==> flow/design.v <==
module alu(alu_out, multiply_top_in, divide_top_in, multiplicand_or_divider_in, sel);  
    input [64:0] multiply_top_in;  
    input [64:0] divide_top_in;  
    input [64:0] multiplicand_or_divider_in;  
    input sel;  
    output [64:0] alu_out;  
    wire [64:0] sum;  
    wire [64:0] diff;  
    assign sum = multiplicand_or_divider_in + multiply_top_in;
    assign diff = divide_top_in - multiplicand_or_divider_in;
    assign alu_out = sel ? sum : diff;
endmodule
module control(clk, reset, start, m_d, data_in, alu_sel, ready, wr, initial_wr, sh_right, sh_left);  
    input clk, reset, start, m_d;  
    input [1:0] data_in;  
    output ready, wr, initial_wr, sh_right, sh_left, alu_sel;  
    wire ready_check;
    wire wr_check;
    wire initial_wr_check;
    wire sh_right_check;
    wire sh_left_check;
    wire mul_wr;
    wire div_wr;
    reg [1:0] state;
    reg [9:0] counter;
    always @(posedge clk) begin
        if (reset) begin  
            state <= 2'd0;
            counter <= 10'd0;
        end
        else begin  
            case (state)  
                2'b00: begin  
                    if (start == 1) state <= 2'b01;  
                end
                2'b01: begin  
                    counter <= 0;  
                    state <= 2'b10;  
                end
                2'b10: begin  
                    if (counter == 63) state <= 2'b00;  
                    counter <= counter + 1;  
                end
            endcase
        end
    end
    assign alu_sel = m_d;  
    assign mul_wr = data_in[0] && m_d;  
    assign div_wr = !(data_in[1] || m_d);  
    assign wr_check = (state == 2'b10) && (mul_wr || div_wr);  
    assign wr = wr_check ? 1 : 0;  
    assign initial_wr_check = (state == 2'b01);  
    assign initial_wr = initial_wr_check ? 1 : 0;  
    assign sh_right_check = (state == 2'b10) && m_d;  
    assign sh_right = sh_right_check ? 1 : 0;  
    assign sh_left_check = (state == 2'b10) && (!m_d);  
    assign sh_left = sh_left_check ? 1 : 0;  
    assign ready_check = (state == 2'b00);  
    assign ready = ready_check ? 1 : 0;  
endmodule
module multiplicand_n_divider_register(clk, reset, data_in, data_out);
    input [63:0] data_in;  
    input clk, reset;  
    output [63:0] data_out;  
    reg [63:0] mul_div_reg;  
    always @(posedge clk) begin
        if (reset)  
            mul_div_reg <= 64'd0;  
        else 
            mul_div_reg <= data_in;  
    end
    assign data_out = mul_div_reg;
endmodule
module result_register(clk, reset, data_in, wr, initial_data_in, initial_wr, sh_right, sh_left, result);
    input [64:0] data_in;  
    input [63:0] initial_data_in;  
    input clk, reset, wr, initial_wr, sh_right, sh_left;  
    output [128:0] result;  
    reg [128:0] result_reg;  
    always @(posedge clk) begin
        if (reset)  
            result_reg <= 129'd0;  
        else begin
            if (initial_wr == 1)  
                result_reg <= {65'd0, initial_data_in};  
            else begin
                if (wr && sh_right)  
                    result_reg <= {1'd0, data_in, result_reg[63:1]}; 
                else if (wr && sh_left)  
                    result_reg <= {data_in, result_reg[62:0], 1'b1};
                else if (sh_right)  
                    result_reg <= {1'd0, result_reg[128:1]};
                else if (sh_left)  
                    result_reg <= {result_reg[127:0], 1'b0};
            end
        end
    end
    assign result = result_reg;
endmodule
module multiply_n_divide_top(clk, reset, a_in, b_in, m_d, start, result, ready);
    input [63:0] a_in, b_in;  
    input clk, reset, start, m_d;  
    output ready;  
    output [128:0] result;  
    wire [63:0] mul_div_reg_out;  
    wire [64:0] alu_out;  
    wire [128:0] res_reg_out;  
    wire control_wr;  
    wire control_initial_wr;  
    wire control_sh_right;  
    wire control_alu_sel;  
    wire control_sh_left;  
    multiplicand_n_divider_register mndr1(
        .clk(clk),
        .reset(reset),
        .data_in(b_in),
        .data_out(mul_div_reg_out)
    );
    alu alu1(
        .multiply_top_in(res_reg_out[128:64]),
        .divide_top_in(res_reg_out[127:63]),
        .multiplicand_or_divider_in({1'b0,mul_div_reg_out}),
        .sel(control_alu_sel),
        .alu_out(alu_out)
    );
    result_register resr1(
        .clk(clk),
        .reset(reset),
        .data_in(alu_out),
        .wr(control_wr),
        .initial_data_in(a_in),
        .initial_wr(control_initial_wr),
        .sh_right(control_sh_right),
        .sh_left(control_sh_left),
        .result(res_reg_out)
    );
    control cu1(
        .clk(clk),
        .reset(reset),
        .start(start),
        .m_d(m_d),
        .data_in({alu_out[64], res_reg_out[0]}),
        .alu_sel(control_alu_sel),
        .ready(ready),
        .wr(control_wr),
        .initial_wr(control_initial_wr),
        .sh_right(control_sh_right),
        .sh_left(control_sh_left)
    );
    assign result = res_reg_out;
endmodule
# == Reports on multiply_n_divide_top ==
# Tool output for the design above before and after an edit, in the order of the flow.
# Lines under "orig" count in the file above, lines under "edited" in the edited file.
# "diff": "edited" minus "orig" as printed here.
# Library cell names are shortened.
# The mark n/a stands for no value.
# design
top,multiply_n_divide_top
clock_port,clk
lib,sky130hd
pvt_corner,tt_025C_1v80

# == Diff ==
# Unified diff, file above to edited file.
# The edit is scripted: it alters the design's behaviour and was not made to optimise anything.
# begin of diff
@@ -70,5 +70,7 @@
             mul_div_reg <= data_in;  
     end
-    assign data_out = mul_div_reg;
+    reg [63:0] data_out_ff;
+    always @(posedge clk) data_out_ff <= mul_div_reg;
+    assign data_out = data_out_ff;
 endmodule
 module result_register(clk, reset, data_in, wr, initial_data_in, initial_wr, sh_right, sh_left, result);
# end of diff

# == Word level ==
# Source: Yosys, flattened and elaborated, memories not mapped. Widths are those after wreduce. Registers that Yosys merges into a memory's read port (data or address) are not register bits. Print and check cells do not count. Equal cells are merged and count once.
# op_classes
item,orig,edited,diff
eq_ne,5,5,0
n_mux,15,15,0
add_sub_neg,3,3,0
n_reduce_logical,19,19,0
# op_table
op,orig,edited,diff
logical AND 1 bit,6,6,0
two-way mux 1 bit,5,5,0
two-way mux 129 bit,3,3,0
logical NOT 1 bit,2,2,0
logical OR 1 bit,2,2,0
two-way mux 2 bit,2,2,0
nonzero test 3 bit,2,2,0
adder 10 x 1 -> 10 bit (second input constant),1,1,0
adder 64 x 65 -> 65 bit,1,1,0
== test 10 x 6 -> 1 bit (second input constant),1,1,0
== test 2 x 1 -> 1 bit (second input constant),1,1,0
== test 2 bit (second input constant),1,1,0
logical NOT 2 bit,1,1,0
two-way mux 128 bit,1,1,0
two-way mux 64 bit,1,1,0
two-way mux 65 bit,1,1,0
!= test 2 x 1 -> 1 bit (second input constant),1,1,0
!= test 2 bit (second input constant),1,1,0
case mux 10 bit (select 2 bit),1,1,0
case mux 2 bit (select 3 bit),1,1,0
AND reduction 3 bit,1,1,0
nonzero test 2 bit,1,1,0
nonzero test 4 bit,1,1,0
nonzero test 5 bit,1,1,0
OR reduction 2 bit,1,1,0
OR reduction 3 bit,1,1,0
subtractor 65 x 64 -> 65 bit,1,1,0
# word_totals
item,orig,edited,diff
inputBits,132,132,0
elab_cells,48,49,1
reg_bits,205,269,64
out_inout_bits,130,130,0

# == Depth ==
# Depth = most cells in a row (Yosys ltp): at word level without a register or memory, in the mapped netlist without a sequential cell, where the memories' decode and read muxes count.
# depth
item,orig,edited,diff
word_depth,11,11,0
ABC_AREA,0,0,n/a
depth_mapped,15,15,0
ltp_nobuf,14,14,0

# == Netlist ==
# Source: synth_stat.txt of the flow (Yosys; design flattened, memories mapped). It holds for the ABC_AREA given above (unset counts as 0); a run with the other value may have another netlist.
# synth_totals
item,orig,edited,diff
stdcells,2338,2444,106
ffs,206,270,64
sequential_area_um2,4124.0,5405.2,1281.2
buffers,156,166,10
yosys_area_um2,17485.5,18799.3,1313.8
# by_type
cell,orig,edited,diff
dfxtp_1,206,270,64
a21o_1,83,61,-22
inv_1,92,110,18
nor2_1,253,269,16
o21ai_0,159,172,13
clkbuf_1,126,139,13
nand3_1,49,36,-13
nand2_1,140,151,11
o21ai_1,11,0,-11
a21oi_1,306,315,9
o21bai_1,14,23,9
mux2i_1,73,81,8
nor3_1,26,34,8
nand2b_1,23,15,-8
mux2_2,11,3,-8
buf_1,12,6,-6
a211oi_1,86,81,-5
o2111ai_1,1,6,5
# The list need not be complete.
# By module: a second synthesis without flattening, with its own total; a netlist apart from the flattened one above.
# unflattened
item,orig,edited,diff
cells_unflattened,2462,2526,64
area_unflattened_um2,18659.1,19940.4,1281.3
# Rows give one instance, submodules left out.
# modules_orig
mod,n_cells,mod_seq_area_um2,instances,mod_area_um2
alu,1371,0.0,1,8822.2
result_register,875,2582.5,1,7220.7
multiplicand_n_divider_register,135,1281.2,1,1918.1
control,80,260.2,1,694.4
multiply_n_divide_top,1,0.0,1,3.8
# modules_edited
mod,n_cells,mod_seq_area_um2,instances,mod_area_um2
alu,1371,0.0,1,8822.2
result_register,875,2582.5,1,7220.7
multiplicand_n_divider_register,199,2562.5,1,3199.3
control,80,260.2,1,694.4
multiply_n_divide_top,1,0.0,1,3.8

# == Timing after synthesis ==
# OpenSTA on the mapped netlist: ideal clock, no wires. The path of least setup slack (recovery checks aside). Input and output delay are each 20% of the period. Register names are those of the netlist, which keeps one name where synthesis merged equal registers.
# synth_timing
item,orig,edited,diff
kind,register to register,register to register,n/a
startpoint,register resr1.result_reg[64],register resr1.result_reg[116],n/a
endpoint,register resr1.result_reg[83],register resr1.result_reg[70],n/a
stages,14,13,-1
required_time_ns,4.381,4.384,0.003
t_first_pin_ns,0.000,0.000,0.000
arrival_ns,3.269,3.365,0.096
delay_ns,3.388,3.481,0.093
clock_period_ns,4.5,4.5,0.0
setup_time_ns,0.119,0.116,-0.003
slack_ns,1.112,1.019,-0.093
n_path_buf,0,1,1
synth_period_reached_ns,3.388,3.481,0.093
# "delay_ns" is the arrival time less input delay plus setup time.
# "stages" counts driving pins, that of a launching flip-flop among them; a cell with two outputs on the path counts twice.
# "synth_period_reached_ns" is the clock period less the worst setup slack; recovery checks do not enter. This is arithmetic on one report: input and output delays are still those of the set period (20% each).
# The rows between start and end are the longest chain of elaborated cells between them; the timing report does not say that the signal goes this way. Where chains are equally long, one stands for them.
# Each line given opens the expression or statement behind the cell; cells for indexed reads and writes are added by Yosys, which also makes memories of some case tables.
# A register here has more assigning lines than the two given.
# synth_via_orig
path_cell_list,dfxtp_1 > ha_1 > fa_1 > a211o_1 > a2111oi_4 > nor4_2 > a311o_1 > a21oi_1 > nor2_1 > a21o_1 > a21oi_2 > xor2_1 > o21ai_0 > o221a_2
elab_chain_cells,10
cone_cells,13
cone_lines,8
classes_between,add/sub: 2; mux: 4; reduce/logical: 7
# synth_rtl_orig
item,line,rtl
start: declaration,79,reg [128:0] result_reg;
start: assignment,85,"result_reg <= {65'd0, initial_data_in};"
start: assignment,88,"result_reg <= {1'd0, data_in, result_reg[63:1]};"
subtractor 65 x 64 -> 65 bit,10,assign diff = divide_top_in - multiplicand_or_divider_in;
two-way mux 65 bit,11,assign alu_out = sel ? sum : diff;
logical OR 1 bit,49,assign div_wr = !(data_in[1] || m_d);
logical NOT 1 bit,49,
logical OR 1 bit,50,assign wr_check = (state == 2'b10) && (mul_wr || div_wr);
logical AND 1 bit,50,
two-way mux 1 bit,51,assign wr = wr_check ? 1 : 0;
logical AND 1 bit,89,else if (wr && sh_left)
two-way mux 129 bit,89,
two-way mux 128 bit,87,if (wr && sh_right)
end: assignment,85,
end: assignment,88,
end: declaration,79,
# synth_via_edited
path_cell_list,dfxtp_1 > ha_1 > buf_2 > nand4_2 > or4_1 > or4_4 > a311oi_2 > and2b_4 > xnor2_4 > mux2_2 > o21ai_0 > a21oi_1 > a31o_2
elab_chain_cells,10
cone_cells,13
cone_lines,8
classes_between,add/sub: 2; mux: 4; reduce/logical: 7
# synth_rtl_edited
item,line,rtl
start: declaration,81,reg [128:0] result_reg;
start: assignment,87,"result_reg <= {65'd0, initial_data_in};"
start: assignment,90,"result_reg <= {1'd0, data_in, result_reg[63:1]};"
subtractor 65 x 64 -> 65 bit,10,assign diff = divide_top_in - multiplicand_or_divider_in;
two-way mux 65 bit,11,assign alu_out = sel ? sum : diff;
logical OR 1 bit,49,assign div_wr = !(data_in[1] || m_d);
logical NOT 1 bit,49,
logical OR 1 bit,50,assign wr_check = (state == 2'b10) && (mul_wr || div_wr);
logical AND 1 bit,50,
two-way mux 1 bit,51,assign wr = wr_check ? 1 : 0;
logical AND 1 bit,91,else if (wr && sh_left)
two-way mux 129 bit,91,
two-way mux 128 bit,89,if (wr && sh_right)
end: assignment,87,
end: assignment,90,
end: declaration,81,

# == Timing after layout ==
# From the final timing report of each run of pair 1: the path of least setup slack in the routed layout; clock arrival at registers is part of the times.
# layout_timing
item,orig,edited,diff
kind,register to register,register to register,n/a
startpoint,register resr1.result_reg[63],register resr1.result_reg[64],n/a
endpoint,register resr1.result_reg[103],register resr1.result_reg[123],n/a
required_time_ns,4.60,4.59,-0.01
slack_ns,0.23,0.20,-0.03
arrival_ns,4.37,4.39,0.02
t_first_pin_ns,0.57,0.56,-0.01
setup_time_ns,0.14,0.12,-0.02
n_path_buf,0,2,2
clock_period_ns,4.16,4.16,0.00
stages,15,16,1
# The rows between start and end are the longest chain of elaborated cells between them; the timing report does not say that the signal goes this way. Where chains are equally long, one stands for them.
# A register here has more assigning lines than the two given.
# layout_via_orig
path_cell_list,dfxtp_1 > inv_1 > ha_1 > fa_1 > nand2b_1 > a21oi_1 > o21ai_1 > a31oi_2 > nor2b_2 > o41ai_4 > mux2_4 > nor2_8 > nand2_2 > o221ai_1 > a21oi_1
elab_chain_cells,10
cone_cells,12
cone_lines,7
classes_between,add/sub: 1; mux: 4; reduce/logical: 7
# layout_rtl_orig
item,line,rtl
start: declaration,79,reg [128:0] result_reg;
start: assignment,85,"result_reg <= {65'd0, initial_data_in};"
start: assignment,88,"result_reg <= {1'd0, data_in, result_reg[63:1]};"
subtractor 65 x 64 -> 65 bit,10,assign diff = divide_top_in - multiplicand_or_divider_in;
two-way mux 65 bit,11,assign alu_out = sel ? sum : diff;
logical OR 1 bit,49,assign div_wr = !(data_in[1] || m_d);
logical NOT 1 bit,49,
logical OR 1 bit,50,assign wr_check = (state == 2'b10) && (mul_wr || div_wr);
logical AND 1 bit,50,
two-way mux 1 bit,51,assign wr = wr_check ? 1 : 0;
logical AND 1 bit,89,else if (wr && sh_left)
two-way mux 129 bit,89,
two-way mux 128 bit,87,if (wr && sh_right)
end: assignment,85,
end: assignment,88,
end: declaration,79,
# layout_via_edited
path_cell_list,dfxtp_1 > ha_1 > fa_1 > a211oi_1 > o21bai_1 > a211o_1 > and4_1 > o2111ai_1 > buf_4 > a21oi_1 > o41ai_1 > buf_4 > o21ai_0 > xor2_1 > a21oi_1 > o22ai_1
elab_chain_cells,10
cone_cells,13
cone_lines,8
classes_between,add/sub: 2; mux: 4; reduce/logical: 7
# layout_rtl_edited
item,line,rtl
start: declaration,81,reg [128:0] result_reg;
start: assignment,87,"result_reg <= {65'd0, initial_data_in};"
start: assignment,90,"result_reg <= {1'd0, data_in, result_reg[63:1]};"
subtractor 65 x 64 -> 65 bit,10,assign diff = divide_top_in - multiplicand_or_divider_in;
two-way mux 65 bit,11,assign alu_out = sel ? sum : diff;
logical OR 1 bit,49,assign div_wr = !(data_in[1] || m_d);
logical NOT 1 bit,49,
logical OR 1 bit,50,assign wr_check = (state == 2'b10) && (mul_wr || div_wr);
logical AND 1 bit,50,
two-way mux 1 bit,51,assign wr = wr_check ? 1 : 0;
logical AND 1 bit,91,else if (wr && sh_left)
two-way mux 129 bit,91,
two-way mux 128 bit,89,if (wr && sh_right)
end: assignment,87,
end: assignment,90,
end: declaration,81,

# == Measured runs ==
# Both versions went through the flow (Yosys, OpenROAD) with the same settings in each pair. Constraints: input delay and output delay 20% of the set period each, output load 0.01 pF.
# settings_pair_1
CORE_UTILIZATION,40
period_ns,4.16
CAP_MARGIN,20
CORE_MARGIN,2
SLEW_MARGIN,20
# results_pair_1
item,orig,edited,diff
period_less_ws_ns,3.931,3.962,0.031
fin_power_mw,6.872,8.345,1.473
yosys_chip_area_um2,17485.5,18799.3,1313.8
final_stdcell_area_um2,21637.0,23467.5,1830.5
setup_tns_ns,0.000,0.000,0.000
layout_utilization_frac,0.502,0.505,0.003
setup_ws_ns,0.229,0.198,-0.031
ws_hold_ns,0.456,0.322,-0.134
die_um2,45403.1,48748.2,3345.1
# settings_pair_2
CELL_PAD_IN_SITES_GLOBAL_PLACEMENT,1
CORE_MARGIN,5
CORE_UTILIZATION,18
CTS_CLUSTER_SIZE,83
GPL_ROUTABILITY_DRIVEN,1
HOLD_SLACK_MARGIN,0.01
PLACE_DENSITY,0.58
period_ns,5.88
CAP_MARGIN,20
SLEW_MARGIN,20
# results_pair_2
item,orig,edited,diff
period_less_ws_ns,4.380,4.447,0.067
fin_power_mw,5.363,6.081,0.718
yosys_chip_area_um2,17485.5,18799.3,1313.8
final_stdcell_area_um2,22369.0,23895.4,1526.4
setup_tns_ns,0.000,0.000,0.000
layout_utilization_frac,0.232,0.231,-0.001
setup_ws_ns,1.500,1.433,-0.067
ws_hold_ns,0.450,0.318,-0.132
die_um2,103475.0,111002.0,7527.0
# By "period_less_ws_ns" is meant the clock period of the run minus its worst setup slack. This is arithmetic on one report: input and output delays are still those of the set period (20% each).
# "fin_power_mw": no workload was simulated; the value follows from the tool's default switching activity.
